==> flow/design.v <==
module C2(d00, d01, d10, d11, a1, b1, a0, b0, out);
	input d00, d01, d10, d11, a1, b1, a0, b0;
	output out;
	wire s1, s0;
	assign s1 = a1 || b1;
	assign s0 = a0 && b0;
	assign out = {s1, s0} == 2'b00 ? d00:
	     	{s1, s0} == 2'b01 ? d01:
	     	{s1, s0} == 2'b10 ? d10: d11;
endmodule
module Not(x, nx);
input x;
output nx;
C2 myc2(1'b1, 1'b1, 1'b1, 1'b0, x, x, x, x, nx);
endmodule
module Xor(a, b, c, out);
input a, b, c;
output out;
wire nc;
Not mynot(c, nc);
C2 myc2(c, nc, nc, c, a, b, a, b, out);
endmodule
module Co(a, b, c, out);
input a, b, c;
output out;
C2 myc2(1'b0, c, c, 1'b1, a, b, a, b, out);
endmodule
module FA(a, b, ci, co, res);
input a, b, ci;
output co, res;
Xor myxor(a, b, ci, res);
Co myco(a, b, ci, co);
endmodule
module And1bit(a, b, res);
input a, b;
output res;
C2 myc2(1'b0, 1'b0, 1'b0, 1'b1, a, b, a, b, res);
endmodule
module And5bit(a, b, res);
input [4:0] a, b;
output [4:0] res;
C2 myc21(1'b0, 1'b0, 1'b0, 1'b1, a[4], b[4], a[4], b[4], res[4]);
C2 myc22(1'b0, 1'b0, 1'b0, 1'b1, a[3], b[3], a[3], b[3], res[3]);
C2 myc23(1'b0, 1'b0, 1'b0, 1'b1, a[2], b[2], a[2], b[2], res[2]);
C2 myc24(1'b0, 1'b0, 1'b0, 1'b1, a[1], b[1], a[1], b[1], res[1]);
C2 myc25(1'b0, 1'b0, 1'b0, 1'b1, a[0], b[0], a[0], b[0], res[0]);
endmodule
module Or1bit(a0, a1, a2, a3, a4, a5, out);
input a0, a1, a2, a3, a4, a5;
output out;
wire w1, w2, w3, w4;
C2 myc21(1'b0, 1'b1, 1'b1, 1'b1, a0, a1, a0, a1, w1);
C2 myc22(1'b0, 1'b1, 1'b1, 1'b1, a2, a3, a2, a3, w2);
C2 myc23(1'b0, 1'b1, 1'b1, 1'b1, a4, a5, a4, a5, w3);
C2 myc24(1'b0, 1'b1, 1'b1, 1'b1, w1, w2, w1, w2, w4);
C2 myc25(1'b0, 1'b1, 1'b1, 1'b1, w4, w3, w4, w3, out);
endmodule
module Adder11(a, b, out);
	input [9:0] a, b;
	output [10:0] out;
	wire [10:0] c;
	FA FA1(a[0], b[0], 1'b0, c[0], out[0]);
	FA FA2(a[1], b[1], c[0], c[1], out[1]);
	FA FA3(a[2], b[2], c[1], c[2], out[2]);
	FA FA4(a[3], b[3], c[2], c[3], out[3]);
	FA FA5(a[4], b[4], c[3], c[4], out[4]);
	FA FA6(a[5], b[5], c[4], c[5], out[5]);
	FA FA7(a[6], b[6], c[5], c[6], out[6]);
	FA FA8(a[7], b[7], c[6], c[7], out[7]);
	FA FA9(a[8], b[8], c[7], c[8], out[8]);
	FA FA10(a[9], b[9], c[8], c[9], out[9]);
	FA FA11(a[9], b[9], c[9], c[10], out[10]);
endmodule	 
module Adder12(a, b, out);
	input [10:0] a, b;
	output [11:0] out;
	wire [11:0] c;
	FA FA1(a[0], b[0], 1'b0, c[0], out[0]);
	FA FA2(a[1], b[1], c[0], c[1], out[1]);
	FA FA3(a[2], b[2], c[1], c[2], out[2]);
	FA FA4(a[3], b[3], c[2], c[3], out[3]);
	FA FA5(a[4], b[4], c[3], c[4], out[4]);
	FA FA6(a[5], b[5], c[4], c[5], out[5]);
	FA FA7(a[6], b[6], c[5], c[6], out[6]);
	FA FA8(a[7], b[7], c[6], c[7], out[7]);
	FA FA9(a[8], b[8], c[7], c[8], out[8]);
	FA FA10(a[9], b[9], c[8], c[9], out[9]);
	FA FA11(a[10], b[10], c[9], c[10], out[10]); 
	FA FA12(a[10], b[10], c[10], c[11], out[11]);
endmodule	 
module Abs #(parameter N = 5) (a, signbit, out);
    input[N-1:0] a;
    input signbit;
    output[N-1:0] out;
    wire [10:0] tmpout;
    wire[N-1:0] not_a;
    wire co;
    genvar i;
    generate
        for (i = 0; i < N; i = i + 1) begin
            Xor xor_ins(a[i], signbit, 1'b0, not_a[i]);
        end
    endgenerate
   Adder11 adder1 ({{(10-N){1'b0}}, not_a}, {{9{1'b0}}, signbit}, tmpout);
   assign out = tmpout[N-1:0];
endmodule
module Cell(input xn, am, Sin, Cin, output Cout, Sout);
  wire t;
  And1bit myand1(xn, am, t);
  wire xortmp;
  Xor myxor(t, Sin, Cin, Sout);
  Xor myxor3(Sin, Cin, 1'b0, t1);
  And1bit myand2(t, t1, t2);
  And1bit myand3(Cin, Sin, t3);
  Or1bit myor1(t2, t3, 1'b0, 1'b0, 1'b0, 1'b0, Cout);
endmodule
module Multiplier(a_2, x_2, out);
  parameter m = 5;
  parameter n = 5;
  output [m+n-1:0] out;
  wire [m+n-1:0] product;
  input [m-1:0] a_2;
  input [n-1:0] x_2;
  wire [m-1:0] a;
  wire [n-1:0] x;
  Abs #(m) a1(a_2, a_2[m - 1], a);
  Abs #(m) a2(x_2, x_2[m - 1], x);
  wire c_partial[m*n:0] ;
  wire s_partial[m*n:0] ;
  genvar i;
  generate
    for(i=0; i<m; i=i+1)
    begin
      Cell mycell(x[0], a[i], 1'b0, 1'b0, c_partial[i], s_partial[i]);
    end
  endgenerate
  genvar j, k;
  generate
    for(k=0; k<n-1; k=k+1)
    begin
      for(j=0; j<m-1; j=j+1)
      begin
  	 Cell mycell2(x[k + 1], a[j], s_partial[m*(k + 1) + j - m + 1], c_partial[m*(k+1)+j-m], c_partial[m*(k+1)+j], s_partial[m*(k+1)+j]);
      end
    end
  endgenerate
  genvar z;
  generate
    for(z=0; z<n-1; z=z+1)
    begin
      Cell c_middle_last_col(x[z+1], a[+(m-1)], 1'b0, c_partial[m*(z+1)+(m-1)-m], c_partial[m*(z+1)+(m-1)], s_partial[m*(z+1)+(m-1)]);
    end
  endgenerate
  wire c_last_partial[m-1:0] ;
  wire s_last_partial[m-2:0] ;
  assign c_last_partial[0] = 1'b0;
  genvar l;
  generate
    for(l=0; l<m-1; l=l+1)
    begin
      FA c_last(c_partial[(n-1)*m+l], s_partial[(n-1)*m+l+1], c_last_partial[l], c_last_partial[l+1], s_last_partial[l]);
    end
  endgenerate
  generate
    for(i=0; i<n; i=i+1)
    begin
      assign product[i] = s_partial[m*i];
    end
  endgenerate
  generate
    for(i=n; i<n+m-1; i=i+1)
    begin
      assign product[i] = s_last_partial[i-n];
    end
  endgenerate
  assign product[m+n-1] = c_last_partial[m-2];
  wire signbit_res;
  Xor xor1(a_2[m-1], x_2[n-1], 1'b0, signbit_res);
  Abs #(m+n) newAbs(product, signbit_res, out);
endmodule
module Mux2to1(a, b, sel, c);
	input [4:0] a, b;
	input sel;
	output [4:0] c;
	C2 myc2(a[0], a[0], b[0], b[0], sel, sel, sel, sel, c[0]); 
	C2 myc21(a[1], a[1], b[1], b[1], sel, sel, sel, sel, c[1]);
	C2 myc22(a[2], a[2], b[2], b[2], sel, sel, sel, sel, c[2]);
	C2 myc23(a[3], a[3], b[3], b[3], sel, sel, sel, sel, c[3]);
	C2 myc24(a[4], a[4], b[4], b[4], sel, sel, sel, sel, c[4]);
endmodule    
module iszer(A, out);
input [4:0] A;
output out;
Or1bit myOr1(A[4], A[3], A[2], A[1], A[0], 1'b0, out);
endmodule
module reg5bit(a, en, clk, rst, out);
input clk, rst, en;
input [4:0] a;
output [4:0] out;
wire b4, b3, b2, b1, b0;
S2 reg4(out[4], a[4], 1'b0, 1'b0, 1'b0, 1'b0, en, en, rst, clk, b4);
S2 reg3(out[3], a[3], 1'b0, 1'b0, 1'b0, 1'b0, en, en, rst, clk, b3);
S2 reg2(out[2], a[2], 1'b0, 1'b0, 1'b0, 1'b0, en, en, rst, clk, b2);
S2 reg1(out[1], a[1], 1'b0, 1'b0, 1'b0, 1'b0, en, en, rst, clk, b1);
S2 reg0(out[0], a[0], 1'b0, 1'b0, 1'b0, 1'b0, en, en, rst, clk, b0);
assign out = {b4, b3, b2, b1, b0};
endmodule
module reg10bit(A, clk, rst, out);
input clk, rst;
input [9:0] A;
output [9:0] out;
wire b9, b8, b7, b6, b5, b4, b3, b2, b1, b0;
S2 reg9(A[9], 1'b0, 1'b0, 1'b0, 1'b0, 1'b0, 1'b0, 1'b0, rst, clk, b9);
S2 reg8(A[8], 1'b0, 1'b0, 1'b0, 1'b0, 1'b0, 1'b0, 1'b0,  rst, clk, b8);
S2 reg7(A[7], 1'b0, 1'b0, 1'b0, 1'b0, 1'b0, 1'b0, 1'b0,  rst, clk, b7);
S2 reg6(A[6], 1'b0, 1'b0, 1'b0, 1'b0, 1'b0, 1'b0, 1'b0,  rst, clk, b6);
S2 reg5(A[5], 1'b0, 1'b0, 1'b0, 1'b0, 1'b0, 1'b0, 1'b0, rst, clk, b5);
S2 reg4(A[4], 1'b0, 1'b0, 1'b0, 1'b0, 1'b0, 1'b0, 1'b0,  rst, clk, b4);
S2 reg3(A[3], 01'b0, 1'b0, 1'b0, 1'b0, 1'b0, 1'b0, 1'b0,  rst, clk, b3);
S2 reg2(A[2], 1'b0, 1'b0, 1'b0, 1'b0, 1'b0, 1'b0, 1'b0,  rst, clk, b2);
S2 reg1(A[1], 01'b0, 1'b0, 1'b0, 1'b0, 1'b0, 1'b0, 1'b0,  rst, clk, b1);
S2 reg0(A[0], 01'b0, 1'b0, 1'b0, 1'b0, 1'b0, 1'b0, 1'b0,  rst, clk, b0);
assign out = {b9, b8, b7, b6, b5, b4, b3, b2, b1, b0};
endmodule
module S2(d00, d01, d10, d11, a1, b1, a0, b0, clr, clk, out);
input d00, d01, d10, d11, a1, b1, a0, b0, clr, clk;
output reg out;
wire s1, s0, d;
assign s1 = a1 || b1;
assign s0 = a0 && b0;
assign d = {s1, s0} == 2'b00 ? d00 :
	   {s1, s0} == 2'b01 ? d01 :
	   {s1, s0} == 2'b10 ? d10 : d11;
always@(posedge clk) begin
	if (clr) out <= 1'b0;
	else out <= d;
end
endmodule
module Actfun(A, out);
input [11:0] A;
output [4:0] out;
wire lb;
wire[11:0] B;
assign lb = A[11];
C2 c0(A[11], 1'b0, 1'b0, 1'b0, lb, lb, lb, lb, B[11]);
C2 c1(A[10], 1'b0, 1'b0, 1'b0, lb, lb, lb, lb, B[10]);
C2 c2(A[9], 1'b0, 1'b0, 1'b0, lb, lb, lb, lb, B[9]);
C2 c3(A[8], 1'b0, 1'b0, 1'b0, lb, lb, lb, lb, B[8]);
C2 c4(A[7], 1'b0, 1'b0, 1'b0, lb, lb, lb, lb, B[7]);
C2 c5(A[6], 1'b0, 1'b0, 1'b0, lb, lb, lb, lb, B[6]);
C2 c6(A[5], 1'b0, 1'b0, 1'b0, lb, lb, lb, lb, B[5]);
C2 c7(A[4], 1'b0, 1'b0, 1'b0, lb, lb, lb, lb, B[4]);
C2 c8(A[3], 1'b0, 1'b0, 1'b0, lb, lb, lb, lb, B[3]);
C2 c9(A[2], 1'b0, 1'b0, 1'b0, lb, lb, lb, lb, B[2]);
C2 c10(A[1], 1'b0, 1'b0, 1'b0, lb, lb, lb, lb, B[1]);
C2 c11(A[0], 1'b0, 1'b0, 1'b0, lb, lb, lb, lb, B[0]);
assign out = {B[11], B[6:3]};
endmodule
module PU(x1, w1, x2, w2, x3, w3, x4, w4, clk, rst, out);
input [4:0] x1, x2, x3, x4, w1, w2, w3, w4;
input clk, rst;
output [4:0] out;
wire [9:0] mres1, mres2, mres3, mres4, mreg1, mreg2, mreg3, mreg4;
wire [10:0] addres1, addres2;
wire [11:0] addres3;
Multiplier mul1(x1, w1, mres1);
Multiplier mul2(x2, w2, mres2);
Multiplier mul3(x3, w3, mres3);
Multiplier mul4(x4, w4, mres4);
reg10bit reg1(mres1, clk, rst, mreg1);
reg10bit reg2(mres2, clk, rst, mreg2);
reg10bit reg3(mres3, clk, rst, mreg3);
reg10bit reg4(mres4, clk, rst, mreg4);
Adder11 add1(mreg1, mreg2, addres1);
Adder11 add2(mreg3, mreg4, addres2);
Adder12 add3(addres1, addres2, addres3);
Actfun myfun(addres3, out);
endmodule
module DataPath(clk, rst, ix1, ix2, ix3, ix4, ieps, wen, wene, sel, zer, out);
input clk, rst, wen, wene, sel;
input [4:0] ix1, ix2, ix3, ix4, ieps;
output zer;
output [4:0] out;
wire [4:0] xp1, xp2, xp3, xp4, w1, w2, w3, w4, x1, x2, x3, x4, eps, initx1, initx2, initx3, initx4;
wire zx1, zx2, zx3, zx4, nsel;
Mux2to1 mux1(ix1, xp1, sel, w1);
Mux2to1 mux2(ix2, xp2, sel, w2);
Mux2to1 mux3(ix3, xp3, sel, w3);
Mux2to1 mux4(ix4, xp4, sel, w4);
Not Not1(sel, nsel);
reg5bit my_x1(w1, wen, clk, rst, x1);
reg5bit my_x2(w2, wen, clk, rst, x2);
reg5bit my_x3(w3, wen, clk, rst, x3);
reg5bit my_x4(w4, wen, clk, rst, x4);
reg5bit my_ix1(ix1, nsel, clk, rst, initx1);
reg5bit my_ix2(ix2, nsel, clk, rst, initx2);
reg5bit my_ix3(ix3, nsel, clk, rst, initx3);
reg5bit my_ix4(ix4, nsel, clk, rst, initx4);
reg5bit my_eps(ieps, wene, clk, rst, eps);
wire [4:0] one2c = 4'b01000;
PU PU1(x1, one2c, x2, eps, x3, eps, x4, eps, clk, rst, xp1);
PU PU2(x1, eps, x2, one2c, x3, eps, x4, eps, clk, rst, xp2);
PU PU3(x1, eps, x2, eps, x3, one2c, x4, eps, clk, rst, xp3);
PU PU4(x1, eps, x2, eps, x3, eps, x4, one2c, clk, rst, xp4);
iszer zerx1(x1, zx1);
iszer zerx2(x2, zx2);
iszer zerx3(x3, zx3);
iszer zerx4(x4, zx4);
wire [4:0] resx1, resx2, resx3, resx4;
And5bit myand1({5{zx1}}, initx1, resx1);
And5bit myand2({5{zx2}}, initx2, resx2);
And5bit myand3({5{zx3}}, initx3, resx3);
And5bit myand4({5{zx4}}, initx4, resx4);
Or1bit myor1(resx1[0], resx2[0], resx3[0], resx4[0], 1'b0, 1'b0, out[0]);
Or1bit myor2(resx1[1], resx2[1], resx3[1], resx4[1], 1'b0, 1'b0, out[1]);
Or1bit myor3(resx1[2], resx2[2], resx3[2], resx4[2], 1'b0, 1'b0, out[2]);
Or1bit myor4(resx1[3], resx2[3], resx3[3], resx4[3], 1'b0, 1'b0, out[3]);
Or1bit myor5(resx1[4], resx2[4], resx3[4], resx4[4], 1'b0, 1'b0, out[4]);
wire rega1, rega2, rega3, rega4, rega5, rega6;
And1bit myand5(zx1, zx2, rega1);
And1bit myand6(zx1, zx3, rega2);
And1bit myand7(zx1, zx4, rega3);
And1bit myand8(zx2, zx3, rega4);
And1bit myand9(zx2, zx4, rega5);
And1bit myand10(zx3, zx4, rega6);
Or1bit mynewor(rega1, rega2, rega3, rega4, rega5, rega6, zer);
endmodule
module controller(clk, rst, start, zer, wen, wenep, sel, done);
	input clk, rst, start, zer;
	output wen, wenep, sel, done;
	wire Q1, Q2, Q3, Q21, Q22, Q23, Q31, Q32, wen2;
	S2 newQ1(1'b0, 1'b1, 1'b0, 1'b0, Q1, zer, Q2, Q3, rst, clk, Q1);
	C2 newQ21(1'b0, 1'b0, 1'b1, 1'b0, Q2, Q2, Q3, Q3, Q21);
	C2 newQ22(1'b0, 1'b0, 1'b0, 1'b1, Q2, Q2, zer, zer, Q22);
	C2 newQ23(1'b0, 1'b1, 1'b0, 1'b0, Q2, start, Q3, Q3, Q23);
	S2 newQ2(Q23, Q23, 1'b1, 1'b1, Q21, Q22, 1'b1, 1'b1, rst, clk, Q2);
	C2 newQ31(1'b0, 1'b0, 1'b1, 1'b0, Q2, Q2, Q3, Q3, Q31);
	C2 newQ32(1'b0, 1'b1, 1'b0, 1'b0, Q1, Q2, start, start, Q32);
	S2 newQ3(1'b0, 1'b0, 1'b1, 1'b1, Q31, Q32, 1'b1, 1'b1, rst, clk, Q3);
	C2 newwen1(1'b0, 1'b1, 1'b0, 1'b0, Q1, Q2, Q3, Q3, wenep);
	C2 newwen2(1'b0, 1'b1, 1'b0, 1'b0, Q1, Q1, Q2, Q3, sel);
	C2 newwen(1'b0, 1'b0, 1'b1, 1'b1, wenep, sel, 1'b1, 1'b1, wen);
	C2 newdone(1'b0, 1'b1, 1'b0, 1'b0, Q2, Q3, Q1, Q1, done);
endmodule
module maxfinder(clk, rst, start, x1, x2, x3, x4, eps, done, result);
input clk, start, rst;
input [4:0] x1, x2, x3, x4, eps;
output done;
output [4:0] result;
wire wen, wenep, sel, zer;
DataPath datapath(clk, rst, x1, x2, x3, x4, eps, wen, wenep, sel, zer, result);
controller con(clk, rst, start, zer, wen, wenep, sel, done);
endmodule
; ---- Tool chain data of maxfinder
; Tool output for the design above, in the order of the flow.
; Line numbers count from 1 in the design file above.
; Not given: n/a
[setup]
top_module = maxfinder
clock_port = clk
cell_library = sky130hd
lib_corner = tt_025C_1v80

; ---- Elaborated design
; Counts by Yosys on the flattened word-level netlist (proc, flatten, opt, wreduce; memories kept). Register bits leave out memories and registers merged into their read ports (data or address). Print and check cells are left out.
[word_totals]
reg_bits = 128
in_bits = 28
out_inout_bits = 6
word_cells = 12111
[classes]
equal = 2308
muxes = 5711
reduce_and_logical = 3964
[ops]
columns = operator, n
row1 = two-way mux 1 bit, 5711
row2 = zero test 2 bit, 2004
row3 = == test 2 x 1 -> 1 bit (second input constant), 1157
row4 = == test 2 bit (second input constant), 1151
row5 = logical OR 1 bit, 978
row6 = logical AND 1 bit, 972
row7 = OR reduction 2 bit, 10

; ---- Logic depth
; Depth = most cells in a row (Yosys ltp): at word level without a register or memory, in the mapped netlist without a sequential cell, where the memories' decode and read muxes count.
[logic_depth]
ltp_word = 125
ABC_AREA = 1
mapped_depth = 36
ltp_nobuf = 36

; ---- Mapped cells and area
; Source: synth_stat.txt of the flow (Yosys; design flattened, memories mapped). It holds for the ABC_AREA given above (unset counts as 0); a run with the other value may have another netlist.
[by_type]
columns = type, n, type_area_um2
row1 = sky130_fd_sc_hd__ha_1, 234, 2.93E+03
row2 = sky130_fd_sc_hd__dfxtp_1, 116, 2.32E+03
row3 = sky130_fd_sc_hd__fa_1, 114, 2.28E+03
row4 = sky130_fd_sc_hd__inv_1, 365, 1.37E+03
row5 = sky130_fd_sc_hd__nand2_1, 201, 754.474
row6 = sky130_fd_sc_hd__xor2_1, 58, 507.987
row7 = sky130_fd_sc_hd__nor2_1, 133, 499.229
row8 = sky130_fd_sc_hd__a21oi_1, 70, 350.336
row9 = sky130_fd_sc_hd__o21ai_0, 51, 255.245
row10 = sky130_fd_sc_hd__nand3_1, 25, 125.12
row11 = sky130_fd_sc_hd__clkbuf_1, 27, 101.347
row12 = sky130_fd_sc_hd__xnor2_1, 11, 96.342
row13 = sky130_fd_sc_hd__nand2_4, 7, 78.826
row14 = sky130_fd_sc_hd__a21oi_2, 8, 70.067
row15 = sky130_fd_sc_hd__nand2_2, 10, 62.56
row16 = sky130_fd_sc_hd__a21o_1, 8, 60.058
row17 = sky130_fd_sc_hd__nand3_2, 6, 60.058
row18 = sky130_fd_sc_hd__a31oi_1, 9, 56.304
; Other cell types: 34; their cells: 90.
[mapped]
stdcells = 1543
yosys_area_um2 = 12573.3
seqArea_um2 = 2322.2
ffs = 116
buffers = 42

; ---- Timing after synthesis
; Source: OpenSTA report_checks on the synthesized netlist (no wires, ideal clock, input and output delay 20% of the period each), path of least setup slack; recovery checks are left aside. Register names are those of the netlist, which keeps one name where synthesis merged equal registers.
[synth_path]
path_type = register -> register
startpoint = register datapath.PU3.reg2.reg1.out
endpoint = register datapath.my_x3.reg0.out
tclk_ns = 9.0
setup_time_ns = 0.074
t_first_pin_ns = 0.000
t_arrival_ns = 5.384
required_ns = 8.926
path_slack_ns = 3.542
path_delay_ns = 5.458
driving_pins = 23
path_buffers = 0
synth_period_reached_ns = 5.458
; "path_delay_ns" is the arrival time less input delay plus setup time.
; "driving_pins": output pins that drive a net of the path, with the launching flip-flop's if there is one; two outputs of one cell count as two.
; "synth_period_reached_ns" is the clock period less the worst setup slack; recovery checks do not enter. This is arithmetic on one report: input and output delays are still those of the set period (20% each).
; Between the ends stands the longest chain of elaborated cells between them, by number of cells; it is not shown to be the way that was timed. Of several equally long chains one is given.
; A line is the first line of the expression or statement that the cell stems from. Yosys adds cells for indexed reads and writes and turns some case tables into memories.
[synth_between]
cell_sequence = sky130_fd_sc_hd__dfxtp_1 sky130_fd_sc_hd__inv_1 sky130_fd_sc_hd__ha_1 sky130_fd_sc_hd__ha_1 sky130_fd_sc_hd__a21oi_1 sky130_fd_sc_hd__fa_1 sky130_fd_sc_hd__fa_1 sky130_fd_sc_hd__fa_1 sky130_fd_sc_hd__fa_1 sky130_fd_sc_hd__fa_1 sky130_fd_sc_hd__fa_1 sky130_fd_sc_hd__fa_1 sky130_fd_sc_hd__inv_1 sky130_fd_sc_hd__ha_1 sky130_fd_sc_hd__mux2i_1 sky130_fd_sc_hd__o21ai_0 sky130_fd_sc_hd__inv_1 sky130_fd_sc_hd__ha_1 sky130_fd_sc_hd__a21oi_1 sky130_fd_sc_hd__nor2_1 sky130_fd_sc_hd__o31ai_1 sky130_fd_sc_hd__nand3_1 sky130_fd_sc_hd__a31oi_1
elab_chain_len = 54
cells_between = 220
lines_between = 7
classes_between = eq/ne (44); mux (131); reduce/logical (45)
[synth_lines]
columns = element, line
row1 = "start, declared", 227  ; output reg out;
row2 = "start, assigned", 235  ; if (clr) out <= 1'b0;
row3 = "start, assigned", 236  ; else out <= d;
row4 = logical AND 1 bit, 6  ; assign s0 = a0 && b0;
row5 = == test 2 bit, 9  ; {s1, s0} == 2'b10 ? d10: d11;
row6 = two-way mux 1 bit, 9
row7 = two-way mux 1 bit, 8  ; {s1, s0} == 2'b01 ? d01:
row8 = two-way mux 1 bit, 7  ; assign out = {s1, s0} == 2'b00 ? d00:
row9 = == test 2 bit, 9
row10 = two-way mux 1 bit, 9
row11 = (+40 left out), n/a
row12 = two-way mux 1 bit, 7
row13 = zero test 2 bit, 7
row14 = two-way mux 1 bit, 7
row15 = two-way mux 1 bit, 8
row16 = two-way mux 1 bit, 7
row17 = two-way mux 1 bit, 232  ; {s1, s0} == 2'b01 ? d01 :
row18 = two-way mux 1 bit, 231  ; assign d = {s1, s0} == 2'b00 ? d00 :
row19 = "end, assigned", 235
row20 = "end, assigned", 236
row21 = "end, declared", 227

; ---- Timing after layout
; From the final timing report of run 1: the path of least setup slack in the routed layout; clock arrival at registers is part of the times.
[layout_path]
path_type = register -> register
startpoint = register datapath.PU3.reg2.reg1.out
endpoint = register datapath.my_x3.reg3.out
tclk_ns = 6.48
setup_time_ns = 0.07
t_first_pin_ns = 0.43
t_arrival_ns = 6.55
required_ns = 6.84
path_slack_ns = 0.29
driving_pins = 22
path_buffers = 0
; Between the ends stands the longest chain of elaborated cells between them, by number of cells; it is not shown to be the way that was timed. Of several equally long chains one is given.
[layout_between]
cell_sequence = sky130_fd_sc_hd__dfxtp_1 sky130_fd_sc_hd__inv_1 sky130_fd_sc_hd__ha_1 sky130_fd_sc_hd__ha_1 sky130_fd_sc_hd__a21oi_1 sky130_fd_sc_hd__fa_1 sky130_fd_sc_hd__fa_1 sky130_fd_sc_hd__fa_1 sky130_fd_sc_hd__fa_1 sky130_fd_sc_hd__fa_1 sky130_fd_sc_hd__fa_1 sky130_fd_sc_hd__fa_1 sky130_fd_sc_hd__inv_1 sky130_fd_sc_hd__ha_1 sky130_fd_sc_hd__mux2i_1 sky130_fd_sc_hd__o21ai_2 sky130_fd_sc_hd__ha_1 sky130_fd_sc_hd__a21oi_1 sky130_fd_sc_hd__nor2_1 sky130_fd_sc_hd__o31ai_4 sky130_fd_sc_hd__nand3_1 sky130_fd_sc_hd__a31oi_1
elab_chain_len = 54
cells_between = 220
lines_between = 7
classes_between = eq/ne (44); mux (131); reduce/logical (45)
[layout_lines]
columns = element, line
row1 = "start, declared", 227  ; output reg out;
row2 = "start, assigned", 235  ; if (clr) out <= 1'b0;
row3 = "start, assigned", 236  ; else out <= d;
row4 = logical AND 1 bit, 6  ; assign s0 = a0 && b0;
row5 = == test 2 bit, 9  ; {s1, s0} == 2'b10 ? d10: d11;
row6 = two-way mux 1 bit, 9
row7 = two-way mux 1 bit, 8  ; {s1, s0} == 2'b01 ? d01:
row8 = two-way mux 1 bit, 7  ; assign out = {s1, s0} == 2'b00 ? d00:
row9 = == test 2 bit, 9
row10 = two-way mux 1 bit, 9
row11 = (+40 left out), n/a
row12 = two-way mux 1 bit, 7
row13 = zero test 2 bit, 7
row14 = two-way mux 1 bit, 7
row15 = two-way mux 1 bit, 8
row16 = two-way mux 1 bit, 7
row17 = two-way mux 1 bit, 232  ; {s1, s0} == 2'b01 ? d01 :
row18 = two-way mux 1 bit, 231  ; assign d = {s1, s0} == 2'b00 ? d00 :
row19 = "end, assigned", 235
row20 = "end, assigned", 236
row21 = "end, declared", 227

; Stored flow runs of maxfinder (2 of them; Yosys, OpenROAD, sky130hd). They differ in their settings and are not a sequence. Constraints: input delay and output delay 20% of the set period each, output load 0.01 pF.
; "period_less_ws_ns": clock period set for the run, less the worst setup slack. It is reckoned from that one timing run; input and output delays stay at 20% of the period that was set.
; "final_power_uw": no workload was simulated; the value follows from the tool's default switching activity.

[run 1: settings]
ABC_AREA = 1
CAP_MARGIN = 5
CELL_PAD_IN_SITES_DETAIL_PLACEMENT = 2
CELL_PAD_IN_SITES_GLOBAL_PLACEMENT = 2
CORE_MARGIN = 9
CORE_UTILIZATION = 38
CTS_CLUSTER_DIAMETER = 95
CTS_CLUSTER_SIZE = 11
GPL_TIMING_DRIVEN = 0
MIN_ROUTING_LAYER = met2
SLEW_MARGIN = 10
period_ns = 6.48
[run 1: results]
final_power_uw = 4716
synth_chip_area_um2 = 12573.3
period_less_ws_ns = 6.189
design.die.area_um2 = 39960.0
post_route_stdcell_area_um2 = 14129.8
worstSetupSlack_ns = 0.291
hold_ws_ns = 0.469
util_pct = 43.3

[run 2: settings]
CORE_UTILIZATION = 46
period_ns = 6.57
CAP_MARGIN = 20
CORE_MARGIN = 2
SLEW_MARGIN = 20
[run 2: results]
hold_ws_ns = 0.453
design.die.area_um2 = 28579.6
post_route_stdcell_area_um2 = 13918.3
final_power_uw = 3673
worstSetupSlack_ns = 0.319
util_pct = 51.8
synth_chip_area_um2 = 12532.0
period_less_ws_ns = 6.251
